==> flow/design.v <==
module processor(
input   clk,
input   rst,
input   inst_valid,
input   [63:0] p_rdata,
output  reg [31:0] p_wdata,
output  reg done
    );
parameter IDLE = 0;
parameter INST = 1;
parameter ADD  = 2;
parameter SUB  = 3;
parameter MUL  = 4;
parameter TRAN = 5;
parameter DET  = 6;
parameter DONE = 7;
reg [2:0] state,n_state;
reg [4:0] inst;
reg  [6:0] A_0,A_1,A_2,A_3,B_0,B_1,B_2,B_3;
always@(posedge clk or posedge rst) begin
    if(rst) begin
        state <= 0;
    end
    else begin
        state <= n_state;
    end
end
always@(*) begin
    case(state)
    IDLE:begin
        n_state =(inst_valid == 1)? INST : IDLE; 
    end
    INST:begin
        case(inst)
            5'b00001:   n_state = ADD;
            5'b00010:   n_state = SUB;
            5'b00100:   n_state = MUL;
            5'b01000:   n_state = TRAN;
            5'b10000:   n_state = DET;
            default:     n_state = IDLE;
        endcase
    end
    ADD:begin
        n_state = DONE;
    end
    SUB:begin
        n_state = DONE;
    end
    MUL:begin
        n_state = DONE;
    end
    TRAN:begin
        n_state = DONE;
    end
    DET:begin
        n_state = DONE;
    end
    DONE:begin
        n_state = IDLE;
    end
    default:begin
        n_state = IDLE;
    end
    endcase
end
always@(posedge clk) begin
    case(state)
    IDLE:begin
         p_wdata <= 0;
         done    <= 0;
         inst <= (inst_valid == 1)? p_rdata[60:56] : 5'd0;
         A_0  <= (inst_valid == 1)? p_rdata[6:0] : 7'd0;
         A_1  <= (inst_valid == 1)? p_rdata[13:7] : 7'd0;
         A_2  <= (inst_valid == 1)? p_rdata[20:14] : 7'd0;
         A_3  <= (inst_valid == 1)? p_rdata[27:21] : 7'd0;
         B_0  <= (inst_valid == 1)? p_rdata[34:28] : 7'd0;
         B_1  <= (inst_valid == 1)? p_rdata[41:35] : 7'd0;
         B_2  <= (inst_valid == 1)? p_rdata[48:42] : 7'd0;
         B_3  <= (inst_valid == 1)? p_rdata[55:49] : 7'd0;
    end
    INST:begin
    end
    ADD:begin
        p_wdata[6:0]   <= A_0 + B_0;
        p_wdata[13:7]  <= A_1 + B_1;
        p_wdata[20:14] <= A_2 + B_2;
        p_wdata[27:21] <= A_3 + B_3;
        p_wdata[31:28] <= 4'd0;
        done <= 1;
    end
    SUB:begin
        p_wdata[6:0]   <= A_0 - B_0;
        p_wdata[13:7]  <= A_1 - B_1;
        p_wdata[20:14] <= A_2 - B_2;
        p_wdata[27:21] <= A_3 - B_3;
        p_wdata[31:28] <= 4'd0;
        done <= 1;
    end
    MUL:begin
        p_wdata[6:0]     <= (A_0 * B_0) + (A_1 * B_2);
        p_wdata[13:7]    <= (A_0 * B_1) + (A_1 * B_3);
        p_wdata[20:14]   <= (A_2 * B_0) + (A_3 * B_2);
        p_wdata[27:21]   <= (A_2 * B_1) + (A_3 * B_3);
        p_wdata[31:28] <= 4'd0;
        done <= 1;
    end
    TRAN:begin
        p_wdata[6:0]     <= A_0;
        p_wdata[13:7]    <= A_2;
        p_wdata[20:14]   <= A_1;
        p_wdata[27:21]   <= A_3; 
        p_wdata[31:28] <= 4'd0;
        done <= 1;
    end
    DET:begin
        p_wdata[6:0]     <= (A_0 * A_3) - (A_1 * A_2);
        p_wdata[31:6] <= 25'd0;
        done <= 1;
    end
    DONE:begin
        done <= 0;
    end
    default:begin
        p_wdata <= 0;
        done    <= 0;
    end
    endcase
end
endmodule
module controller(
input clk,
input rst,
input done,
input  [31:0] p_wdata,
input  [31:0] b_rdata,
output reg [31:0] b_wdata,
output [63:0] p_rdata,
output reg [31:0] addr,
output reg inst_valid,
output reg [3:0] we,
output reg en
    );
parameter bram_base_addr   = 32'h00000000;  
parameter result_base_addr   =  32'h00000000 ; 
parameter RESET_1     = 0;
parameter RESET_2     = 1;
parameter IDLE      = 2;
parameter R_BEGIN_1 = 3;
parameter R_BEGIN_2 = 4;
parameter READ_1    = 5;
parameter READ_2    = 6;
parameter READ_3    = 7;
parameter READ_4    = 8;
parameter WAIT      = 9;
parameter WRITE_1   = 10;
parameter WRITE_2   = 11;
reg [31:0] data1,data2;
reg start;
reg [3:0]  state,n_state;
reg [31:0] counter_r,counter_w;
reg [31:0] count,count_goal;
assign   p_rdata = {data2,data1};
always@(posedge clk or posedge rst) begin
    if(rst) begin
        state <= RESET_1;
    end
    else begin
        state <= n_state;
    end
end
always@(*) begin
    case(state)
        RESET_1:begin
            n_state = RESET_2;
        end
        RESET_2:begin
            n_state = (count == count_goal)? IDLE : RESET_2;
        end
        IDLE:begin
            n_state = (start)? READ_1 : R_BEGIN_1;
        end
        R_BEGIN_1:begin
             n_state = R_BEGIN_2;
        end
        R_BEGIN_2:begin
             n_state = IDLE;
        end
        READ_1:begin
            n_state = READ_2;
        end
        READ_2:begin
            n_state = READ_3;
        end
        READ_3:begin
            n_state = READ_4;
        end
        READ_4:begin
            n_state = WAIT;
        end
        WAIT:begin
            n_state = (done)? WRITE_1 : WAIT;
        end
        WRITE_1:begin
            n_state = WRITE_2;
        end
        WRITE_2:begin
            n_state = IDLE;
        end 
        default: begin
            n_state = IDLE;
        end 
    endcase
end
always@(posedge clk) begin
    case(state)
        RESET_1:begin
            inst_valid <= 0;
            counter_r    <= 32'd4;
            counter_w    <= 32'd40;
            addr       <= 0;
            we         <= 4'h0;
            en         <= 0;
            start      <= 0;
            data1      <= 0;
            data2      <= 0;
            count      <= 0;
            count_goal <=15; 
            b_wdata    <= 0;
        end 
        RESET_2:begin
            en         <= (count == count_goal)? 1:0;
            count      <= (count == count_goal)? 0 : count +1;
        end
        IDLE:begin
            addr <= (start)? bram_base_addr + counter_r : bram_base_addr;
            we   <= 0;
        end
        R_BEGIN_1:begin
             addr <= addr;
        end
        R_BEGIN_2:begin
              start <= (b_rdata[31] == 1)? 1:0;
        end
        READ_1:begin
            addr <= addr;
            counter_r <= counter_r + 32'd4;
        end
        READ_2:begin
            data1  <= b_rdata;
            addr <= bram_base_addr + counter_r;
        end
        READ_3:begin
            addr <= addr;
            counter_r <= counter_r + 32'd4;
        end
        READ_4:begin
            data2  <= b_rdata;
            counter_r <= counter_r + 32'd4;
        end
        WAIT:begin
            inst_valid <= 1;
            b_wdata    <= (done == 1)? p_wdata : 0;
        end
        WRITE_1:begin
            inst_valid <= 0;
            addr <= result_base_addr + counter_w;
            we   <= 4'hf;
        end
        WRITE_2:begin
            counter_w    <= counter_w + 32'd4;
            we   <= 4'hf;
            start <= 0;
        end 
        default: begin
            inst_valid <= 0;
            counter_r    <= 32'd4;
            counter_w    <= 32'd40;
            addr       <= 0;
            we         <= 4'h0;
            en         <= 0;
            start      <= 0;
            data1      <= 0;
            data2      <= 0;
            count      <= 0;
            count_goal <=15; 
            b_wdata    <= 0;
        end 
    endcase
end
endmodule
`timescale 1ns / 1ps
module top(
input clk,
input rst,
input  [31:0] b_rdata,
output [31:0] b_wdata,
output [31:0] addr,
output [3:0] we,
output en,
output rstout
    );
wire inst_valid;
wire [63:0] p_rdata;
wire [31:0] p_wdata;
wire done;
assign rstout = ~rst;
processor po(
        .clk(clk),
        .rst(rstout),
        .inst_valid(inst_valid),
        .p_rdata(p_rdata),
        .p_wdata(p_wdata),
        .done(done)
    );
controller co(
        .clk(clk),
        .rst(rstout),
        .done(done),
        .p_wdata(p_wdata),
        .b_rdata(b_rdata),
        .b_wdata(b_wdata),   
        .p_rdata(p_rdata),
        .addr(addr),
        .inst_valid(inst_valid),
        .we(we),
        .en(en)
    );
endmodule
Step by step through the tools: top
Tool output for the design above, in the order of the flow.
Line numbers count from 1 in the design file above.
Operators: Yosys type, input widths -> output width; for muxes data width and select width s.
Cell names lack the library's common part.
{"block": "setup", "design": "top", "clock": "clk", "lib": "sky130hd", "lib_corner": "tt_025C_1v80"}

Elaborated design
Counts by Yosys on the flattened word-level netlist (proc, flatten, opt, wreduce; memories kept). Register bits leave out memories and registers merged into their read ports (data or address). Print and check cells are left out. Cells with the same type and inputs are merged into one.
{"block": "word_totals", "regBits": 325, "inputBits": 34, "out_inout_bits": 70, "word_cells": 125}
{"block": "classes", "addsub": 16, "mul": 10, "n_eq": 24, "n_mux": 29, "bitwise": 1, "n_reduce_logical": 20}
{"block": "op_table", "operator": "$mul 7x7->7", "count": 8}
{"block": "op_table", "operator": "$pmux 32 s2", "count": 5}
{"block": "op_table", "operator": "$pmux 32 s4", "count": 1}
{"block": "op_table", "operator": "$pmux 7 s5", "count": 3}
{"block": "op_table", "operator": "$mul 7x7->6", "count": 2}
{"block": "op_table", "operator": "$add 32x3->32 const B", "count": 2}
{"block": "op_table", "operator": "$mux 32", "count": 2}
{"block": "op_table", "operator": "$pmux 29 s2", "count": 1}
{"block": "op_table", "operator": "$add 7x7->7", "count": 8}
{"block": "op_table", "operator": "$reduce_or 10->1", "count": 5}
{"block": "op_table", "operator": "$pmux 4 s10", "count": 1}
{"block": "op_table", "operator": "$pmux 6 s6", "count": 1}
{"block": "op_table", "operator": "$add 32x1->32 const B", "count": 1}
{"block": "op_table", "operator": "$eq 32x4->1 const B", "count": 1}
{"block": "op_table", "operator": "$sub 7x7->7", "count": 4}
{"block": "op_table", "operator": "$mux 28", "count": 1}
{"block": "op_table", "operator": "$reduce_or 8->1", "count": 3}
{"block": "op_table", "operator": "$reduce_or 9->1", "count": 2}
{"block": "op_table", "operator": "$eq 4x3->1 const B", "count": 4}
{"block": "op_table", "operator": "$eq 4x4->1 const B", "count": 4}
{"block": "op_table", "operator": "$pmux 3 s5", "count": 1}
{"block": "op_table", "operator": "$eq 3x3->1 const B", "count": 4}
{"block": "op_table", "operator": "$pmux 3 s4", "count": 1}
{"block": "op_table", "operator": "$eq 4x2->1 const B", "count": 2}
{"block": "op_table", "operator": "$pmux 4 s2", "count": 1}
{"block": "op_table", "operator": "$pmux 1 s2", "count": 4}
{"block": "op_table", "operator": "$reduce_or 2->1", "count": 3}
{"block": "op_table", "operator": "$eq 3x2->1 const B", "count": 2}
Other operator kinds: 20; their cells: 23.

Depth
Yosys ltp: most cells in a row. Word level: on the elaborated netlist, between registers, memories and ports. Mapped: between sequential cells and ports; inverters and the memories' decode and read muxes count.
{"block": "logic_depth", "word_depth": 3, "ABC_AREA": 1, "ltp_mapped": 28, "ltp_nobuf": 26}

Netlist
Yosys stat after the flow's synthesis: flattened, memories mapped to cells. It holds for the ABC_AREA given above (unset counts as 0); a run with the other value may have another netlist.
The area totals of this step are shown rounded.
{"block": "types", "cell_type": "edfxtp_1", "count": 305, "type_area_um2": 9.16E+03}
{"block": "types", "cell_type": "nand2_1", "count": 749, "type_area_um2": 2.81E+03}
{"block": "types", "cell_type": "inv_1", "count": 679, "type_area_um2": 2.55E+03}
{"block": "types", "cell_type": "ha_1", "count": 162, "type_area_um2": 2.03E+03}
{"block": "types", "cell_type": "fa_1", "count": 101, "type_area_um2": 2.02E+03}
{"block": "types", "cell_type": "xor2_1", "count": 65, "type_area_um2": 569.296}
{"block": "types", "cell_type": "nor2_1", "count": 145, "type_area_um2": 544.272}
{"block": "types", "cell_type": "nand3_1", "count": 105, "type_area_um2": 525.504}
{"block": "types", "cell_type": "dfrtp_1", "count": 18, "type_area_um2": 450.432}
{"block": "types", "cell_type": "a21oi_1", "count": 82, "type_area_um2": 410.394}
{"block": "types", "cell_type": "xnor2_1", "count": 46, "type_area_um2": 402.886}
{"block": "types", "cell_type": "o21ai_0", "count": 74, "type_area_um2": 370.355}
{"block": "types", "cell_type": "clkbuf_1", "count": 56, "type_area_um2": 210.202}
{"block": "types", "cell_type": "nand4_1", "count": 30, "type_area_um2": 187.68}
{"block": "types", "cell_type": "buf_2", "count": 26, "type_area_um2": 130.125}
{"block": "types", "cell_type": "nor3_1", "count": 26, "type_area_um2": 130.125}
{"block": "types", "cell_type": "nor2_4", "count": 11, "type_area_um2": 123.869}
{"block": "types", "cell_type": "o22ai_1", "count": 19, "type_area_um2": 118.864}
Not listed: further types 42, cells in them 166.
{"block": "synth_totals", "stdcells": 2865, "yosys_area_mm2": 0.02397, "sequential_area_mm2": 0.009662, "ff_cells": 325, "buffers": 99}

Path before layout
Path of least setup slack by OpenSTA after synthesis, without wires, with an ideal clock, recovery checks aside; 20% of the period is set as input and as output delay. Where synthesis merged equal registers, the netlist keeps one of their names.
{"block": "synth_timing", "path_type": "register to register", "from": "register po.A_0[1]", "to": "register po.p_wdata[6]", "clock_period_ps": 6000, "setup_ps": 256, "t_first_pin_ps": 0, "t_arrival_ps": 5346, "required_ps": 5744, "setup_slack_ps": 398, "delay_ps": 5602, "driving_pins": 29, "n_path_buf": 2, "synth_period_reached_ps": 5602}
"delay_ps" is the arrival time less input delay plus setup time.
"driving_pins" counts driving pins, that of a launching flip-flop among them; a cell with two outputs on the path counts twice.
"synth_period_reached_ps" = period - worst setup slack (recovery checks aside). The figure is calculated, with input and output delays left at 20% of the set period.
Between the ends stands the longest chain of elaborated cells between them, by number of cells; it is not shown to be the way that was timed. Of several equally long chains one is given.
Each line given opens the expression or statement behind the cell; cells for indexed reads and writes are added by Yosys, which also makes memories of some case tables.
At most two assigning lines are given for a register; there are more.
{"block": "synth_via", "cell_sequence": "edfxtp_1 > clkbuf_1 > clkbuf_1 > nand2_1 > fa_1 > inv_1 > fa_1 > inv_1 > fa_1 > inv_1 > fa_1 > inv_1 > fa_1 > inv_1 > fa_1 > ha_1 > nand2_1 > inv_1 > nand4_1 > nand3_1 > nand2_1 > nand2_1 > inv_1 > nand2_1 > nand2_1 > inv_1 > nand2_1 > nand3_1 > a21oi_1", "elab_chain_len": 3, "cells_between": 5, "cone_lines": 4, "cone_classes": "add/sub: 3; mul: 1; mux: 1"}
{"block": "synth_lines", "item": "from (decl)", "line_no": 19, "rtl": "reg  [6:0] A_0,A_1,A_2,A_3,B_0,B_1,B_2,B_3;"}
{"block": "synth_lines", "item": "from (assign)", "line_no": 72, "rtl": "A_0  <= (inst_valid == 1)? p_rdata[6:0] : 7'd0;"}
{"block": "synth_lines", "item": "$mul 7x7->7", "line_no": 100, "rtl": "p_wdata[6:0]     <= (A_0 * B_0) + (A_1 * B_2);"}
{"block": "synth_lines", "item": "$add 7x7->7", "line_no": 100}
{"block": "synth_lines", "item": "$pmux 1 s5", "line_no": 67, "rtl": "case(state)"}
{"block": "synth_lines", "item": "to (assign)", "line_no": 84, "rtl": "p_wdata[6:0]   <= A_0 + B_0;"}
{"block": "synth_lines", "item": "to (assign)", "line_no": 92, "rtl": "p_wdata[6:0]   <= A_0 - B_0;"}
{"block": "synth_lines", "item": "to (decl)", "line_no": 6, "rtl": "output  reg [31:0] p_wdata,"}

Path in the finished layout
From the final timing report of job 1: the path of least setup slack in the routed layout; clock arrival at registers is part of the times.
The path's times are printed in steps of 10 ps; the period is the one set.
{"block": "layout_timing", "path_type": "register to register", "from": "register po.A_0[2]", "to": "register po.p_wdata[6]", "clock_period_ps": 7900, "setup_ps": 150, "t_first_pin_ps": 580, "t_arrival_ps": 6240, "required_ps": 8330, "setup_slack_ps": 2090, "driving_pins": 25, "n_path_buf": 0}
Between the ends stands the longest chain of elaborated cells between them, by number of cells; it is not shown to be the way that was timed. Of several equally long chains one is given.
At most two assigning lines are given for a register; there are more.
{"block": "layout_via", "cell_sequence": "edfxtp_1 > ha_1 > fa_1 > inv_1 > fa_1 > inv_1 > fa_1 > inv_1 > fa_1 > inv_1 > fa_1 > fa_1 > ha_1 > nand2_1 > inv_1 > nand4_1 > nand3_1 > nand2_1 > nand2_1 > nand3_1 > nand2_1 > inv_1 > nand2_1 > nand3_1 > a21oi_1", "elab_chain_len": 3, "cells_between": 5, "cone_lines": 4, "cone_classes": "add/sub: 3; mul: 1; mux: 1"}
{"block": "layout_lines", "item": "from (decl)", "line_no": 19, "rtl": "reg  [6:0] A_0,A_1,A_2,A_3,B_0,B_1,B_2,B_3;"}
{"block": "layout_lines", "item": "from (assign)", "line_no": 72, "rtl": "A_0  <= (inst_valid == 1)? p_rdata[6:0] : 7'd0;"}
{"block": "layout_lines", "item": "$mul 7x7->7", "line_no": 100, "rtl": "p_wdata[6:0]     <= (A_0 * B_0) + (A_1 * B_2);"}
{"block": "layout_lines", "item": "$add 7x7->7", "line_no": 100}
{"block": "layout_lines", "item": "$pmux 1 s5", "line_no": 67, "rtl": "case(state)"}
{"block": "layout_lines", "item": "to (assign)", "line_no": 84, "rtl": "p_wdata[6:0]   <= A_0 + B_0;"}
{"block": "layout_lines", "item": "to (assign)", "line_no": 92, "rtl": "p_wdata[6:0]   <= A_0 - B_0;"}
{"block": "layout_lines", "item": "to (decl)", "line_no": 6, "rtl": "output  reg [31:0] p_wdata,"}

==> results <==
Module top, platform sky130hd: 2 stored runs of the flow (Yosys, OpenROAD) with differing settings, in no particular order. Input and output delays are each 20% of the period that was set; the output load is 0.01 pF.
"timing.achieved_period_ps": clock period set for the run, less the worst setup slack. It is reckoned from that one timing run; input and output delays stay at 20% of the period that was set.
"worst_path_allowed_less_slack_ps" means the part of the period allowed to the worst setup path (the constraints hold back 20% at inputs and 20% at outputs) less its slack; where the path has registers, the arrival times of their clocks count too.
"total_power_uw": no workload was simulated; the value follows from the tool's default switching activity.
"worst_path_allowed_less_slack_ps" is known to 10 ps.
Values from the reports are rounded here.

Job 1
==> flow/run.sh <==
#!/bin/bash
# the make line also repeats the synthesis and layout settings of config.mk as NAME=value (left out here)
make -C /OpenROAD-flow-scripts/flow DESIGN_CONFIG=/design/flow/config.mk WORK_HOME=/design/flow/orfs CLKGATE_MAP_FILE= finish
==> flow/config.mk <==
export PLATFORM = sky130hd
export DESIGN_NAME = top
export DESIGN_NICKNAME = top
export VERILOG_FILES = /design/flow/design.v
export SDC_FILE = /design/flow/constraint.sdc
export NUM_CORES = 4
export LEC_CHECK = 0
export ABC_AREA = 1
export CAP_MARGIN = 25
export CORE_MARGIN = 10
export CORE_UTILIZATION = 17
export GPL_ROUTABILITY_DRIVEN = 0
export MAX_ROUTING_LAYER = met4
export PLACE_DENSITY_LB_ADDON = 0.17
export SLEW_MARGIN = 20
export TNS_END_PERCENT = 80
==> flow/constraint.sdc <==
create_clock -name core_clock -period 7.9 [get_ports {clk}]
set_input_delay 1.5800 -clock core_clock [delete_from_list [all_inputs] [get_ports {clk}]]
set_output_delay 1.5800 -clock core_clock [all_outputs]
set_load 0.01 [all_outputs]

==> results of job 1, as JSON <==
{
  "final_stdcell_area_mm2": 0.02871,
  "timing.setup.ws_ps": 2093,
  "setupTns_ps": 0,
  "design.die.area_mm2": 0.1564,
  "fin_util_pct": 20.5,
  "holdWs_ps": 425,
  "total_power_uw": 4389,
  "yosys_chip_area_mm2": 0.02397,
  "worst_path_allowed_less_slack_ps": 5810,
  "worstPathKind": "register to register",
  "timing.achieved_period_ps": 5807
}

Job 2
==> flow/run.sh <==
#!/bin/bash
# the make line also repeats the synthesis and layout settings of config.mk as NAME=value (left out here)
make -C /OpenROAD-flow-scripts/flow DESIGN_CONFIG=/design/flow/config.mk WORK_HOME=/design/flow/orfs CLKGATE_MAP_FILE= finish
==> flow/config.mk <==
export PLATFORM = sky130hd
export DESIGN_NAME = top
export DESIGN_NICKNAME = top
export VERILOG_FILES = /design/flow/design.v
export SDC_FILE = /design/flow/constraint.sdc
export NUM_CORES = 4
export LEC_CHECK = 0
export CAP_MARGIN = 0
export CORE_MARGIN = 2
export CORE_UTILIZATION = 57
export CTS_CLUSTER_SIZE = 92
export GPL_ROUTABILITY_DRIVEN = 1
export GPL_TIMING_DRIVEN = 0
export SLEW_MARGIN = 20
==> flow/constraint.sdc <==
create_clock -name core_clock -period 6.96 [get_ports {clk}]
set_input_delay 1.3920 -clock core_clock [delete_from_list [all_inputs] [get_ports {clk}]]
set_output_delay 1.3920 -clock core_clock [all_outputs]
set_load 0.01 [all_outputs]

==> results of job 2, as JSON <==
{
  "final_stdcell_area_mm2": 0.02524,
  "timing.setup.ws_ps": 193,
  "setupTns_ps": 0,
  "design.die.area_mm2": 0.0406,
  "fin_util_pct": 65.4,
  "holdWs_ps": 421,
  "total_power_uw": 4455,
  "yosys_chip_area_mm2": 0.02223,
  "worst_path_allowed_less_slack_ps": 6770,
  "worstPathKind": "register to register",
  "timing.achieved_period_ps": 6767
}
